==> flow/design.v <==
`timescale 1ns / 1ps
module Scrambler(
    input wire Clk,
    input wire Reset,
	 input wire En,
    input MAC_Data,
    output wire Scrambled_data
    );
	 reg [6:0] seed;              
	 wire Xored_seed = seed[3] ^ seed [6];
	 assign Scrambled_data = Xored_seed ^ MAC_Data;	
	 always@ (posedge Clk)begin
		if (Reset || ~En) begin
			seed <= 7'b1111111; 			 
		end
		else if (En)begin
			seed <= {seed[5:0] , Xored_seed};
		end
	 end
endmodule
`timescale 1ns / 1ps
module Scrambler_control(
    input wire Clk,
    input wire MAC_Data,
    input wire Reset,
	 input wire En,
    output reg Out
    );
	 wire Scrambled_data;
	 reg start_scramble ;
	 reg [6:0] Preamble_signal_length;
	 reg [11:0] FIFO;
	 Scrambler scrambler (
    .Clk(Clk), 
    .Reset(Reset), 
    .En(start_scramble), 
    .MAC_Data(FIFO[0]), 
    .Scrambled_data(Scrambled_data)
    );
	 always@(posedge Clk) begin
		 if (~En || Reset ) begin
			Out <= 1'b0;	 
			Preamble_signal_length <= 7'b0;
			start_scramble <= 1'b0;
			FIFO <= 12'b0; 
		 end
		 else if ( Preamble_signal_length < 7'd12 )begin
			Out <= 1'b1;
			FIFO[Preamble_signal_length] <= MAC_Data;
			Preamble_signal_length <= Preamble_signal_length + 1'b1;
		 end
		 else if ( Preamble_signal_length < 7'd36 ) begin
			Out <= FIFO[0];
			FIFO <= {MAC_Data,FIFO[11:1]};
			Preamble_signal_length <= Preamble_signal_length + 1'b1; 
		 end
		 else if ( Preamble_signal_length < 7'd84 ) begin
			start_scramble <= 1'b1;	 
			Out <= Scrambled_data;
			FIFO <={MAC_Data,FIFO[11:1]};
			Preamble_signal_length <= Preamble_signal_length + 1'b1; 
		 end 
		 else begin 
			Out <= 1'b0;
			FIFO <= 12'b0;	 
		 end
	 end
endmodule
`timescale 1ns / 1ps
module Encoder(
    input wire Data,
    input wire Clk,
    input wire Reset,
	 input wire EN,
    output wire Out
    );
	 parameter datalen = 48;
	 parameter indexsize = $clog2(2*datalen); 
	 parameter FIFOsize =100;
	 reg [FIFOsize:1] FIFO,NextFIFO;  
	 reg [6:1] shift;
	 reg [indexsize:1] in_index;
    always@ (Data , FIFO , shift , in_index)begin	
			NextFIFO = FIFO >> 1;
			if (in_index >= 1 && in_index <= FIFOsize)
				NextFIFO[in_index] = (Data ^ shift[1] ^ shift[2] ^ shift[4] ^ shift[5 ]);
			if (in_index+1 <= FIFOsize)
				NextFIFO[in_index+1] = (Data ^ shift[1] ^ shift[4] ^ shift[5] ^ shift[6]);
	 end
	 always@ (posedge Clk)begin
		if(Reset == 1'b1 || ~EN)begin
			shift <= 6'b0;  
			FIFO <= {FIFOsize{1'b0}};
			in_index <= {indexsize{1'b0}};
		end
		else begin
			FIFO <= NextFIFO;
			in_index <= in_index + 1'b1;
			shift <= {Data,shift[6:2]};
		end
	 end
	 assign Out = FIFO[1];
endmodule
`timescale 1ns / 1ps
module convencoder_control(
    input Clk,
    input Reset,
    input En,
	 input Data,
    output kout
    );
	 wire encoded_data;
	 reg start_endcode ;
	 reg [5:0] Signal_length;
	 reg [3:0] Preamble_detection;
	 reg [8:0] Data_lenght;
	 wire enable;
	 Encoder conv (
    .Data(Data), 
    .Clk(Clk), 
    .Reset(Reset), 
    .EN(start_endcode), 
    .Out(encoded_data));
	 always@ (posedge Clk)begin
		if (Reset || ~En)begin 
			start_endcode <= 1'b0;
			Preamble_detection <= 4'b0;
			Signal_length <= 6'b0;
		   Data_lenght <= 9'b0;
		end
		else if (Preamble_detection < 4'd12 && Preamble_detection != 12 )begin
			if (Data)begin
				Preamble_detection <= Preamble_detection + 1'b1;
			end
			else begin
				Preamble_detection <= 4'b0;
				end
		end
		else if (Signal_length < 5'd24) begin
			Signal_length <=  Signal_length + 1'b1;
		end	
		else if(Data_lenght < 96 ) begin
			start_endcode <=1;
			Data_lenght <= Data_lenght + 1'b1;
		end
		else
			start_endcode <=0;
	 end
	 assign enable = (Signal_length == 24)? 1'b1: 1'b0;
	 assign kout = (Reset || ~En)? 1'b0 :
						(Preamble_detection < 4'd12)?((Data)?1'b1:1'b0):
						(Signal_length < 5'd24)? Data:
						(Data_lenght < 96)?encoded_data:1'b0;
endmodule
`timescale 1ns / 1ps
module interleaver(
	 input wire Clk,
	 input wire Data,
	 input wire Reset,
	 input wire EN,
	 input wire [11:0] Size,
	 output wire Out
	 );
	 parameter Ncbps = 48;
	 parameter Nbpsc = 1;
	 parameter coding_rate = 1/2;
	 parameter OFDM_symbol = 1/2;
	 reg [96:1] in_data;			 
	 wire [2:0] sym_size;		 
	 wire [8:0] index;			 
	 reg [7:0] counter;			 
	 reg [6:0] index_out;		 
	 wire [1:0] s;					 
	 reg [6:0]temp_k;				 
	 reg [6:0]temp_x;				 
	 reg [6:0]temp_i;				 
	 integer j;
	 assign s = (Nbpsc/2 > 1)?Nbpsc/2:1;     
	 assign sym_size = (counter < 95)? 2'd0:   
							 (counter < 143)? 2'd1:
							 (counter < 191)? 2'd2:2'd3;
	 always@ (posedge Clk) begin
		if (~EN || Reset)begin															 
			in_data <= 96'b0;
			counter <= 8'b0;
			index_out <= 7'b0;
			temp_k <= 7'b0;
		end
		else if(counter < 192) begin			 
			if (counter < 96)												 
				in_data[counter+1] <= Data;													 
			if(counter >= 47)
				index_out <= index_out + 1'b1;  
			else
				temp_k <= temp_k + 1'b1;  													  
			counter <= counter + 1'b1;
		end	
		else
			counter <= 8'd200; 																 
	 end  
	 assign index = lut(index_out-48*sym_size) + 48*sym_size +1; 	 
	 assign Out = (counter < 40) ? 1'b0:												 
					  (counter < 143)? in_data[index] : 1'b0;
	 function [6:0] lut;
		input [6:0] a;
		reg [6:0] f_i;
		reg [6:0] f_x;
		begin
			f_i = (Ncbps>>4)*(a[3:0])+(a>>4);
			f_x = (s == 1)? 1'b0:(f_i+Ncbps-((86*Ncbps)/256));
			lut = (a < 48) ? s*(f_i>>(s-1))+f_x : 7'd0;
		end
	 endfunction
endmodule
`timescale 1ns / 1ps
module control_interleaver(
    input Clk,
    input Reset,
    input En,
	 input Data,
    output reg Out
    );
	 wire interleaved_data ;
	 reg start_Interleaver ;
	 reg [5:0] Signal_length;
	 reg [3:0] Preamble_detection;
	 reg [8:0] Data_lenght;
	 reg [8:0] counter;
	 wire enable;
	 reg [35:0] shiftreg; 
	 wire [11:0] size;
	 assign size = 96;
	 reg [5:0] out_index;
	interleaver interleaver (
    .Clk(Clk), 
    .Data(Data), 
    .Reset(Reset), 
    .EN(start_Interleaver), 
    .Size(size), 
    .Out(interleaved_data)
    );
	 always@ (posedge Clk)begin
		if (Reset || ~En)begin 
			start_Interleaver <= 1'b0;
			Preamble_detection <= 4'b0;
			Signal_length <= 6'b0;
		   Data_lenght <= 9'b0;
			counter <= 9'b0;
			shiftreg <= 36'b0;
			Out <= 1'b0;
			out_index <= 6'b0;
		end
		else if (Preamble_detection < 4'd12 )begin
			if (Data)begin
				Preamble_detection <= Preamble_detection + 1'b1;
				Out <= 1'b0;
				shiftreg[Preamble_detection] <= 1'b1;
			end
			else begin
				Preamble_detection <= 4'b0;
				Out <= 1'b0;
				shiftreg[Preamble_detection] <= 1'b0;
				end
		end
		else if (Signal_length < 5'd24) begin
			Signal_length <=  Signal_length + 1'b1;
			shiftreg[Preamble_detection + Signal_length] <= Data;
			if (Signal_length > 5'd1)begin
				Out <= shiftreg[out_index];
				out_index <= out_index + 1'b1;
			end
		end	
		else if (Data_lenght < 9'd96 && counter < 14)begin
			counter <= counter + 1'b1;
			start_Interleaver <=1;
			Out <= shiftreg[out_index];
			out_index <= out_index + 1'b1;
		end
		else if(Data_lenght < 9'd96 && counter < 192 ) begin
			Out <= interleaved_data ;
			start_Interleaver <=1;
			Data_lenght <= Data_lenght + 1'b1;
		end
		else
			Out <= 1'b0;
	 end
	 assign enable = (Signal_length == 24)? 1'b1: 1'b0;
endmodule
`timescale 1ns / 1ps
module deinterleaver(
	 input wire Clk,
	 input wire Data,
	 input wire Reset,
	 input wire EN,
	 input wire [11:0] Size,
	 output wire Out
	 );
	 parameter Ncbps = 48;
	 parameter Nbpsc = 1;
	 parameter x = 16/Ncbps;
	 reg [96:1] in_data;
	 wire [2:0] sym_size;
	 wire [8:0] index;
	 reg [7:0] counter;
	 reg [6:0] k;
	 reg [6:0] index_out;
	 wire [1:0] s;
	 reg [6:0]temp_k;
	 reg [6:0]temp_x;
	 reg [6:0]temp_i;
	 integer j;
	 assign s = (Nbpsc/2 > 1)?Nbpsc/2:1;     
	 assign sym_size = (counter < 95)? 2'd0:
							 (counter < 143)? 2'd1:
							 (counter < 191)? 2'd2:2'd3;
	 always@ (posedge Clk) begin
		if (~EN || Reset)begin
			in_data <= 96'b0;
			counter <= 8'b0;
			index_out <= 7'b0;
			temp_k <= 7'b0;
		end
		else if(counter < 192) begin
			if (counter < 96)												 
				in_data[counter+1] <= Data;
			if(counter >= 47)
				index_out <= index_out + 1'b1;
			else
				temp_k <= temp_k + 1'b1; 
			counter <= counter + 1'b1;
		end	
		else
			counter <= 8'd200;
	 end  
	 assign index = (counter < 160)? lut(index_out-48*sym_size) + 48*sym_size +1 : 1'b0; 
	 assign Out = (counter < 40) ? 1'b0:
					  (counter < 143)? in_data[index] : 1'b0;
	 function [6:0] lut;
		input [6:0] a;
		begin
			lut = (a < 48) ? 16*a - (Ncbps-1)*((a*86)/256) : 7'd0;
		end
	 endfunction
endmodule
`timescale 1ns / 1ps
module control_deinterleaver(
    input Clk,
    input Reset,
    input En,
	 input Data,
    output reg Out
    );
	 wire deinterleaved_data ;
	 reg start_Denterleaver ;
	 reg [5:0] Signal_length;
	 reg [3:0] Preamble_detection;
	 reg [8:0] Data_lenght;
	 reg [8:0] counter;
	 wire enable;
	 reg [35:0] shiftreg; 
	 wire [11:0] size;
	 assign size = 96;
	 reg [5:0] out_index;
	 deinterleaver deinterleaver (
    .Clk(Clk), 
    .Data(Data), 
    .Reset(Reset), 
    .EN(start_Denterleaver), 
    .Size(size), 
    .Out(deinterleaved_data)
    );
	 always@ (posedge Clk)begin
		if (Reset || ~En)begin 
			start_Denterleaver <= 1'b0;
			Preamble_detection <= 4'b0;
			Signal_length <= 6'b0;
		   Data_lenght <= 9'b0;
			counter <= 9'b0;
			shiftreg <= 36'b0;
			Out <= 1'b0;
			out_index <= 6'b0;
		end
		else if (Preamble_detection < 4'd12 )begin
			if (Data)begin
				Preamble_detection <= Preamble_detection + 1'b1;
				Out <= 1'b0;
				shiftreg[Preamble_detection] <= 1'b1;
			end
			else begin
				Preamble_detection <= 4'b0;
				Out <= 1'b0;
				shiftreg[Preamble_detection] <= 1'b0;
				end
		end
		else if (Signal_length < 5'd24) begin
			Signal_length <=  Signal_length + 1'b1;
			shiftreg[Preamble_detection + Signal_length] <= Data;
			end
		else if (Data_lenght < 9'd96 && counter < 48)begin
			counter <= counter + 1'b1;
			start_Denterleaver <=1;
			if (counter > 12)begin
				Out <= shiftreg[out_index];
				out_index <= out_index + 1'b1;
			end
		end
		else if(Data_lenght < 9'd96 && counter < 192 ) begin
			Out <= deinterleaved_data ;
			start_Denterleaver <=1;
			Data_lenght <= Data_lenght + 1'b1;
		end
		else
			Out <= 1'b0;
	 end
	 assign enable = (Signal_length == 24)? 1'b1: 1'b0;
endmodule
`timescale 1ns / 1ps
module Viterbidecoder(
    input wire Data,
    input wire Clk,
	 input wire EN,
    input wire Reset,
    output wire Out
    );
	 parameter in_size = 96;
	 parameter out_sise = 48;
	 reg flag_outputmod;									 
	 reg [47:0] outreg;     							 
	 reg [10:1] counter; 								 
	 reg [in_size-1:0] FIFO;							 
	 reg [6:1] CS,NS;        
	 reg [2:1] out0,out1,cost0,cost1;   			  
	 reg flag;												  
	 always@ (posedge Clk) begin
		if (Reset == 1'b1 || ~EN)	begin
			CS <= 6'b0;
			outreg <=48'b0;
			flag_outputmod <=0;
			counter <= 10'b0;
			FIFO <= {in_size{1'b0}};
			flag <=0;
		end
		else if ( counter < in_size && flag == 0 ) begin
			FIFO[counter] <= Data;
			if (counter == in_size -1)
				flag <=1;
			else	
				counter <= counter + 1'b1;
		end
		else if ( counter < 2*in_size && flag == 1)begin
					if (counter >= in_size && counter < in_size + 48)	 
						outreg[counter-in_size] <= CS[6];
					CS <= NS;
				   FIFO <= FIFO >> 2;
					counter <= counter + 1;
		end
		else if ( counter < (2*in_size+out_sise) && flag == 1) begin
			 flag_outputmod <=1;
			 outreg <= outreg>>1;
		end
	 end
	always@(*) begin
			out0[1] = 1'b0 ^ CS[1] ^ CS[2] ^ CS[4] ^ CS[5];
			out0[2] = 1'b0 ^ CS[1] ^ CS[4] ^ CS[5] ^ CS[6];
			cost0 = (FIFO[1]^out0[1]) + (FIFO[2]^out0[2]);
			out1[1] = 1'b1 ^ CS[1] ^ CS[2] ^ CS[4] ^ CS[5];
			out1[2] = 1'b1 ^ CS[1] ^ CS[4] ^ CS[5] ^ CS[6];
			cost1 = (FIFO[1]^out1[1]) + (FIFO[2]^out1[2]); 
			if(cost0 <= cost1)
				NS = {1'b0,CS[6:2]};
			else
				NS = {1'b1,CS[6:2]};
	end
	 assign Out = outreg[0];
endmodule
`timescale 1ns / 1ps
module viterbicontrol(
    input Clk,
    input Reset,
    input En,
	 input Data,
    output reg Out
    );
	 wire viterbied_data ;
	 reg start_Viterbi ;
	 reg [5:0] Signal_length;
	 reg [3:0] Preamble_detection;
	 reg [8:0] Data_lenght;
	 reg [8:0] counter;
	 wire enable;
	 reg [35:0] shiftreg; 
	 Viterbidecoder Viterbi (
    .Data(Data), 
    .Clk(Clk), 
    .EN(start_Viterbi), 
    .Reset(Reset), 
    .Out(viterbied_data)
    );
	 always@ (posedge Clk)begin
		if (Reset || ~En)begin 
			start_Viterbi <= 1'b0;
			Preamble_detection <= 4'b0;
			Signal_length <= 6'b0;
		   Data_lenght <= 9'b0;
			counter <= 9'b0;
			shiftreg <= 36'b0;
			Out <= 1'b0;
		end
		else if (Preamble_detection < 4'd12 )begin
			if (Data)begin
				Preamble_detection <= Preamble_detection + 1'b1;
				Out <= 1'b0;
				shiftreg[Preamble_detection] <= 1'b1;
			end
			else begin
				Preamble_detection <= 4'b0;
				Out <= 1'b0;
				shiftreg[Preamble_detection] <= 1'b0;
				end
		end
		else if (Signal_length < 5'd24) begin
			Signal_length <=  Signal_length + 1'b1;
			Out <= 1'b0;
			shiftreg[Preamble_detection + Signal_length] <= Data;
		end	
		else if (Data_lenght < 9'd96 && counter < 156)begin
			Out <= 1'b0;
			start_Viterbi <=1;
			Data_lenght <= Data_lenght + 1'b1;
			counter <= counter + 1'b1;
		end
		else if(counter < 156)
			counter <= counter + 1'b1;
		else if (Signal_length == 5'd24 && counter < 192) begin
			Out <= shiftreg[0];
			shiftreg <= shiftreg >> 1 ;
			counter <= counter + 1'b1;
			Data_lenght <= 9'b0;		
		end
		else if(Data_lenght < 9'd96 && counter == 192 ) begin
			Out <= viterbied_data ;
			start_Viterbi <=1;
			Data_lenght <= Data_lenght + 1'b1;
		end
		else
			Out <= 1'b0;
	 end
	 assign enable = (Signal_length == 24)? 1'b1: 1'b0;
endmodule
`timescale 1ns / 1ps
module Descrambler(
    input wire Clk,
    input wire Reset,
    input wire Scrambled_Data,
    input wire En,
    output wire Descrambled_Data
    );
	 reg [2:0] counter_intial_seed;
	 reg [6:0] seed;
	 assign Descrambled_Data = (counter_intial_seed > 7'd6)?Scrambled_Data^seed[6]^seed[3]:1'b0;
	 always@(posedge Clk)begin
		if( ~En || Reset )begin
			seed <= 7'b0;
			counter_intial_seed <= 3'b0;
		end
		else if ( En )begin 
			if (counter_intial_seed < 3'd7)begin
				seed <= {seed[5:0],Scrambled_Data};
				counter_intial_seed <= counter_intial_seed+1;
			end 
			else 
				seed <= { seed[5:0] , seed[6]^seed[3] };
		end
	 end
endmodule
`timescale 1ns / 1ps
module Descrambler_control(
    input Clk,
    input Reset,
    input En,
	 input Data,
    output reg Out
    );
	 wire Descrambled_data;
	 reg start_Descramble ;
	 reg [5:0] Signal_length;
	 reg [3:0] Preamble_detection;
	 reg [6:0] Data_lenght;
	Descrambler descrambler (
		 .Clk(Clk), 
		 .Reset(Reset), 
		 .Scrambled_Data(Data), 
		 .En(start_Descramble), 
		 .Descrambled_Data(Descrambled_data)
		 ); 
	 always@ (posedge Clk)begin
		if (Reset || ~En)begin 
			start_Descramble <= 1'b0;
			Preamble_detection <= 4'b0;
			Signal_length <= 6'b0;
		   Data_lenght <= 7'b0;
			Out <= 1'b0;
		end
		else if (Preamble_detection < 4'd12 )begin
			if (Data)begin
				Preamble_detection <= Preamble_detection + 1'b1;
				Out <= 1'b0;
			end
			else
				Preamble_detection <= 4'b0;
		end
		else if (Signal_length < 5'd24) begin
			Signal_length <=  Signal_length + 1'b1;
			Out <= Data;
		end	
		else if(Data_lenght < 6'd48 ) begin
			Out <= Descrambled_data;
			start_Descramble <=1;
			Data_lenght <= Data_lenght + 1'b1;
		end
		else
			Out <= 1'b0;
	 end
endmodule
`timescale 1ns / 1ps
module Topmodule(
    input wire Clk,
    input wire Data,
    input wire Reset,
    input wire En,
    output reg Out
    );
	 wire Out_scrambler;
	 wire Out_descrambler;
	 wire Out_convendcoder;
	 wire Out_viterbi;
	 wire Out_interleaver;
	 wire Out_deinterleaver;
	 reg [9:0] counter;
	 Scrambler_control Scrambler (
    .Clk(Clk), 
    .MAC_Data(Data), 
    .Reset(Reset), 
    .En(En), 
    .Out(Out_scrambler)
    );
	 convencoder_control convendcoder (
    .Clk(Clk), 
    .Reset(Reset), 
    .En(En), 
    .Data(Out_scrambler), 
    .kout(Out_convendcoder)
    );
	 control_interleaver interleaved (
    .Clk(Clk), 
    .Reset(Reset), 
    .En(En), 
    .Data(Out_convendcoder), 
    .Out(Out_interleaver)
    );
	 control_deinterleaver deinterleaved (
    .Clk(Clk), 
    .Reset(Reset), 
    .En(En), 
    .Data(Out_interleaver), 
    .Out(Out_deinterleaver) 
    );
	 viterbicontrol vit (
    .Data(Out_deinterleaver), 
    .Clk(Clk), 
    .En(En), 
    .Reset(Reset), 
    .Out(Out_viterbi)
    );
	 Descrambler_control Descrambler (
    .Clk(Clk),  
    .Reset(Reset), 
    .En(En), 
    .Data(Out_viterbi), 
    .Out(Out_descrambler)
    );
	always@ (posedge Clk)begin
		if(~En || Reset) begin
			Out <= 1'b0;
			counter <= 10'b0;
		end
		else 
			Out <= Out_descrambler;
	end
endmodule
# Tool chain data of Topmodule
# The steps from the RTL of Topmodule to its reports follow in flow order.
# Line numbers count from 1 in the design file above.
# Operators: Yosys type, input widths -> output width; for muxes data width and select width s.
# Cell names lack the library's common part.
design:
  top_module: "Topmodule"
  clk_port: "Clk"
  lib: "sky130hd"
  lib_corner: "tt_025C_1v80"

# Word-level counts
# Source: Yosys, flattened and elaborated, memories not mapped. Widths are those after wreduce. Registers that Yosys merges into a memory's read port (data or address) are not register bits. Print and check cells do not count.
word_totals:
  reg_bits: 784
  latch_bits: 0
  ramBits: 0
  mem_bits_ro: 0
  clocked_rd_ports_x_width: 0
  mem_count: 0
  in_bits: 4
  wordCells: 478
classes:
  n_addsub: 65
  n_mul: 5
  div: 0
  cmp: 54
  equal: 13
  shifts: 30
  n_mux: 91
  bitwise: 96
  n_reduce_logical: 68
ops:
  columns: ["operator", "count"]
  rows:
  - ["$mux 36", 12]
  - ["$or 36x36->36", 9]
  - ["$and 96x96->96", 3]
  - ["$or 96x96->96", 3]
  - ["$not 96->96", 3]
  - ["$shift 1x5->36 const A", 6]
  - ["$and 36x36->36", 6]
  - ["$not 36->36", 6]
  - ["$or 100x100->100", 2]
  - ["$not 100->100", 2]
  - ["$mux 100", 2]
  - ["$shift 1x33->96", 2]
  - ["$shift 1x33->96 const A", 2]
  - ["$shiftx 96x10->1", 2]
  - ["$mux 96", 2]
  - ["$mux 48", 3]
  - ["$shift 1x7->36", 3]
  - ["$shift 1x7->36 const A", 3]
  - ["$shift 1x32->100", 1]
  - ["$shift 1x32->100 const A", 1]
  - ["$shift 1x33->100", 1]
  - ["$shift 1x33->100 const A", 1]
  - ["$and 100x100->100", 1]
  - ["$and 99x100->100", 1]
  - ["$shift 1x11->96", 1]
  - ["$shift 1x11->96 const A", 1]
  - ["$add 9x1->9 const B", 9]
  - ["$mul 7x6->13 const B", 1]
# Other operator kinds: 91; their cells: 333.

# Longest topological paths
# Depth = most cells in a row (Yosys ltp): at word level without a register or memory, in the mapped netlist without a sequential cell, where the memories' decode and read muxes count.
logic_depth:
  word_depth: 19
  ABC_AREA: 0
  depth_mapped: 47

# After synthesis
# The flow's flattened synthesis, as Yosys stat reports it; memories are mapped. The netlist is that of the ABC_AREA named above (0 if unset); the other value can give another one.
mapped:
  cell_count: 5866
  synth_area_um2: 46326.9
  sequential_area_um2: 15675.0
  flip_flops: 783
  n_buf: 431
types:
  columns: ["type", "count", "area_total_um2"]
  rows:
  - ["dfxtp_1", 783, 1.57E+04]
  - ["nand2_1", 779, 2.92E+03]
  - ["a21oi_1", 519, 2.6E+03]
  - ["mux2i_1", 229, 2.29E+03]
  - ["nor2_1", 535, 2.01E+03]
  - ["ha_1", 160, 2001.92]
  - ["o21ai_0", 400, 2001.92]
  - ["clkbuf_1", 372, 1.4E+03]
  - ["nand3_1", 248, 1241.19]
  - ["xnor2_1", 110, 963.424]
  - ["mux4_2", 38, 855.821]
  - ["xor2_1", 90, 788.256]
  - ["a31oi_1", 122, 763.232]
  - ["nor3_1", 130, 650.624]
  - ["nand4_1", 103, 644.368]
  - ["mux2_2", 57, 641.866]
  - ["a211oi_1", 84, 630.605]
  - ["or3_1", 87, 544.272]
# Other cell types: 85; their cells: 1020.
# By module: a second synthesis without flattening, with its own total; a netlist apart from the flattened one above.
unflattened:
  cells_unflattened: 6110
  area_unflattened_um2: 49548.8
# Rows give one instance, submodules left out.
by_module:
  columns: ["module", "instances", "cells", "mod_area_um2", "mod_seq_area_um2"]
  rows:
  - ["Viterbidecoder", 1, 1478, 10623.9, 3203.1]
  - ["Encoder", 1, 968, 7821.3, 2262.2]
  - ["deinterleaver", 1, 931, 7691.1, 2222.1]
  - ["interleaver", 1, 796, 6750.2, 2222.1]
  - ["viterbicontrol", 1, 555, 4426.7, 1321.3]
  - ["control_interleaver", 1, 475, 4226.6, 1441.4]
  - ["control_deinterleaver", 1, 477, 4217.8, 1441.4]
  - ["Scrambler_control", 1, 181, 1427.6, 420.4]
  - ["convencoder_control", 1, 104, 909.6, 400.4]
  - ["Descrambler_control", 1, 93, 842.1, 380.4]
  - ["Descrambler", 1, 33, 376.6, 200.2]
  - ["Scrambler", 1, 17, 206.4, 140.1]
  - ["Topmodule", 1, 2, 28.8, 20.0]

# Timing after synthesis
# Path of least setup slack by OpenSTA after synthesis, without wires, with an ideal clock, recovery checks aside; 20% of the period is set as input and as output delay. Where synthesis merged equal registers, the netlist keeps one of their names.
synth_timing:
  path_kind: "register to register"
  startpoint: "register deinterleaved.deinterleaver.counter[0]"
  endpoint: "register deinterleaved.Out"
  period_ns: 12.0
  setup_ns: 0.116
  t_arrival_ns: 9.663
  required_time_ns: 11.884
  path_slack_ns: 2.220
  path_delay_ns: 9.779
  path_stages: 45
  synth_period_reached_ns: 9.78
# "path_delay_ns" is the arrival time less input delay plus setup time.
# "path_stages": output pins that drive a net of the path, with the launching flip-flop's if there is one; two outputs of one cell count as two.
# "synth_period_reached_ns" is the clock period less the worst setup slack; recovery checks do not enter. This is arithmetic on one report: input and output delays are still those of the set period (20% each).
# Between the ends stands the longest chain of elaborated cells between them, by number of cells; it is not shown to be the way that was timed. Of several equally long chains one is given.
# A line is the first line of the expression or statement that the cell stems from. Yosys adds cells for indexed reads and writes and turns some case tables into memories.
# A register here has more assigning lines than the two given.
synth_between:
  path_cell_list: "dfxtp_1 > ha_1 > and3_1 > nand3_1 > and3_1 > ha_1 > inv_1 > fa_1 > xor3_2 > ha_1 > inv_1 > fa_1 > inv_1 > fa_1 > ha_1 > or3_1 > o221ai_1 > nor2b_1 > [9 not listed] > inv_1 > fa_1 > inv_1 > fa_1 > inv_1 > ha_1 > xor2_1 > nor2_1 > ha_1 > nand2b_1 > nor4_1 > nand3b_1 > and3_1 > o21ai_1 > xor2_1 > nand3_1 > a211o_1 > a41o_1"
  elab_chain_cells: 19
  cells_between: 24
synth_rtl:
  columns: ["item", "line_no", "text"]
  rows:
  - ["from (decl)", 304, "reg [7:0] counter;"]
  - ["from (assign)", 319, "counter <= 8'b0;"]
  - ["from (assign)", 330, "counter <= counter + 1'b1;"]
  - ["$lt 8x8->1", 315, "(counter < 191)? 2'd2:2'd3;"]
  - ["$mux 1", 315, null]
  - ["$mux 2", 314, "(counter < 143)? 2'd1:"]
  - ["$mux 2", 313, "assign sym_size = (counter < 95)? 2'd0:"]
  - ["$mul 2x2->4", 335, "assign index = (counter < 160)? lut(index_out-48*sym_size) + 48*sym_size +1 : 1'b0;"]
  - ["$sub 7x7->7", 335, null]
  - ["$mul 7x6->13", 341, "lut = (a < 48) ? 16*a - (Ncbps-1)*((a*86)/256) : 7'd0;"]
  - ["[5 not listed]", null, null]
  - ["$mux 9", 335, null]
  - ["$sub 9x1->10", null, null]
  - ["$shiftx 96x10->1", 337, "(counter < 143)? in_data[index] : 1'b0;"]
  - ["$mux 1", 337, null]
  - ["$mux 1", 336, "assign Out = (counter < 40) ? 1'b0:"]
  - ["$mux 1", 407, "else if(Data_lenght < 9'd96 && counter < 192 ) begin"]
  - ["$mux 1", 399, "else if (Data_lenght < 9'd96 && counter < 48)begin"]
  - ["to (assign)", 403, "Out <= shiftreg[out_index];"]
  - ["to (assign)", 408, "Out <= deinterleaved_data ;"]
  - ["to (decl)", 351, "output reg Out"]

# Worst path after layout
# From the final timing report of stored run 1: the path of least setup slack in the routed layout; clock arrival at registers is part of the times.
layout_timing:
  path_kind: "register to register"
  startpoint: "register deinterleaved.deinterleaver.counter[0]"
  endpoint: "register deinterleaved.Out"
  period_ns: 6.64
  setup_ns: 0.11
  t_arrival_ns: 10.31
  required_time_ns: 7.43
  path_slack_ns: -2.88
  path_stages: 43
# Between the ends stands the longest chain of elaborated cells between them, by number of cells; it is not shown to be the way that was timed. Of several equally long chains one is given.
# A register here has more assigning lines than the two given.
layout_between:
  path_cell_list: "dfxtp_2 > ha_4 > and3_4 > nand3_2 > and3_4 > ha_4 > inv_2 > fa_2 > xor3_2 > ha_4 > inv_2 > fa_1 > inv_1 > fa_1 > ha_2 > or3_1 > o221ai_4 > nor2b_4 > [7 not listed] > fa_1 > fa_1 > fa_1 > inv_1 > fa_2 > inv_2 > ha_4 > buf_4 > xor2_2 > nor2_1 > ha_1 > buf_4 > a21oi_2 > o21ai_4 > xor2_2 > buf_4 > a311o_1 > a41o_1"
  elab_chain_cells: 19
  cells_between: 24
layout_rtl:
  columns: ["item", "line_no", "text"]
  rows:
  - ["from (decl)", 304, "reg [7:0] counter;"]
  - ["from (assign)", 319, "counter <= 8'b0;"]
  - ["from (assign)", 330, "counter <= counter + 1'b1;"]
  - ["$lt 8x8->1", 315, "(counter < 191)? 2'd2:2'd3;"]
  - ["$mux 1", 315, null]
  - ["$mux 2", 314, "(counter < 143)? 2'd1:"]
  - ["$mux 2", 313, "assign sym_size = (counter < 95)? 2'd0:"]
  - ["$mul 2x2->4", 335, "assign index = (counter < 160)? lut(index_out-48*sym_size) + 48*sym_size +1 : 1'b0;"]
  - ["$sub 7x7->7", 335, null]
  - ["$mul 7x6->13", 341, "lut = (a < 48) ? 16*a - (Ncbps-1)*((a*86)/256) : 7'd0;"]
  - ["[5 not listed]", null, null]
  - ["$mux 9", 335, null]
  - ["$sub 9x1->10", null, null]
  - ["$shiftx 96x10->1", 337, "(counter < 143)? in_data[index] : 1'b0;"]
  - ["$mux 1", 337, null]
  - ["$mux 1", 336, "assign Out = (counter < 40) ? 1'b0:"]
  - ["$mux 1", 407, "else if(Data_lenght < 9'd96 && counter < 192 ) begin"]
  - ["$mux 1", 399, "else if (Data_lenght < 9'd96 && counter < 48)begin"]
  - ["to (assign)", 403, "Out <= shiftreg[out_index];"]
  - ["to (assign)", 408, "Out <= deinterleaved_data ;"]
  - ["to (decl)", 351, "output reg Out"]

# Stored flow runs of Topmodule (4 of them; Yosys, OpenROAD, sky130hd). They differ in their settings and are not a sequence. Constraints: input delay and output delay 20% of the set period each, output load 0.01 pF.
# "period_less_ws_ns" means the clock period less the worst setup slack. The figure is calculated, with input and output delays left at 20% of the set period.
# "worstPathTime_ns" is the time allowed to the run's worst setup path (the clock period less input and output delay, where it has them) less its slack. Clock arrival times count: a late capture clock shortens it, a late launch clock lengthens it.
# "design_power_uw": no workload was simulated; the value follows from the tool's default switching activity.
runs:
  - name: "stored run 1"
    settings:
      ABC_AREA: 0
      CELL_PAD_IN_SITES_DETAIL_PLACEMENT: 2
      CELL_PAD_IN_SITES_GLOBAL_PLACEMENT: 0
      CORE_UTILIZATION: 15
      CTS_CLUSTER_SIZE: 37
      GPL_ROUTABILITY_DRIVEN: 0
      MIN_ROUTING_LAYER: "met2"
      PLACE_DENSITY_LB_ADDON: 0.01
      SLEW_MARGIN: 15
      TNS_END_PERCENT: 55
      period_ns: 6.64
      CAP_MARGIN: 20
      CORE_MARGIN: 2
    results:
      synth_area_um2: 46326.9
      total_die_area_um2: 313309.0
      final_cell_area_um2: 56286.5
      finish.utilization_pct: 18.3
      setup_ws_ns: -2.875
      total_negative_slack_ns: -2.875
      hold_worst_slack_ns: 0.405
      design_power_uw: 11525
      period_less_ws_ns: 9.515
      worstPathTime_ns: 9.52
      timing.worst_path_kind: "register to register"
  - name: "stored run 2"
    settings:
      ABC_AREA: 1
      CAP_MARGIN: 15
      CELL_PAD_IN_SITES_DETAIL_PLACEMENT: 2
      CELL_PAD_IN_SITES_GLOBAL_PLACEMENT: 2
      CORE_MARGIN: 6
      CORE_UTILIZATION: 23
      CTS_CLUSTER_DIAMETER: 101
      CTS_CLUSTER_SIZE: 46
      GPL_TIMING_DRIVEN: 0
      HOLD_SLACK_MARGIN: 0.04
      MIN_ROUTING_LAYER: "met2"
      PLACE_DENSITY_LB_ADDON: 0.23
      SETUP_SLACK_MARGIN: -0.66
      SLEW_MARGIN: 25
      period_ns: 8.33
    results:
      synth_area_um2: 47699.5
      total_die_area_um2: 218463.0
      final_cell_area_um2: 54154.4
      finish.utilization_pct: 26.4
      setup_ws_ns: -1.350
      total_negative_slack_ns: -1.350
      hold_worst_slack_ns: 0.417
      design_power_uw: 7670
      period_less_ws_ns: 9.680
      worstPathTime_ns: 9.68
      timing.worst_path_kind: "register to register"
  - name: "stored run 3"
    settings:
      ABC_AREA: 0
      CAP_MARGIN: 30
      CELL_PAD_IN_SITES_DETAIL_PLACEMENT: 2
      CELL_PAD_IN_SITES_GLOBAL_PLACEMENT: 2
      CORE_MARGIN: 6
      CORE_UTILIZATION: 23
      CTS_CLUSTER_DIAMETER: 101
      CTS_CLUSTER_SIZE: 46
      GPL_TIMING_DRIVEN: 0
      HOLD_SLACK_MARGIN: 0.04
      MIN_ROUTING_LAYER: "met2"
      PLACE_DENSITY_LB_ADDON: 0.23
      SETUP_SLACK_MARGIN: -0.66
      SLEW_MARGIN: 25
      period_ns: 8.33
    results:
      synth_area_um2: 46326.9
      total_die_area_um2: 212337.0
      final_cell_area_um2: 52820.7
      finish.utilization_pct: 26.4
      setup_ws_ns: -1.537
      total_negative_slack_ns: -1.537
      hold_worst_slack_ns: 0.411
      design_power_uw: 7278
      period_less_ws_ns: 9.867
      worstPathTime_ns: 9.87
      timing.worst_path_kind: "register to register"
  - name: "stored run 4"
    settings:
      ABC_AREA: 1
      CAP_MARGIN: 15
      CELL_PAD_IN_SITES_DETAIL_PLACEMENT: 2
      CELL_PAD_IN_SITES_GLOBAL_PLACEMENT: 2
      CORE_MARGIN: 6
      CORE_UTILIZATION: 23
      CTS_CLUSTER_DIAMETER: 101
      CTS_CLUSTER_SIZE: 46
      GPL_TIMING_DRIVEN: 1
      HOLD_SLACK_MARGIN: 0.04
      MIN_ROUTING_LAYER: "met2"
      PLACE_DENSITY: 0.36
      SETUP_SLACK_MARGIN: -0.66
      SLEW_MARGIN: 25
      period_ns: 8.33
    results:
      synth_area_um2: 47699.5
      total_die_area_um2: 218463.0
      final_cell_area_um2: 54001.8
      finish.utilization_pct: 26.3
      setup_ws_ns: -1.242
      total_negative_slack_ns: -1.242
      hold_worst_slack_ns: 0.413
      design_power_uw: 7860
      period_less_ws_ns: 9.572
      worstPathTime_ns: 9.57
      timing.worst_path_kind: "register to register"
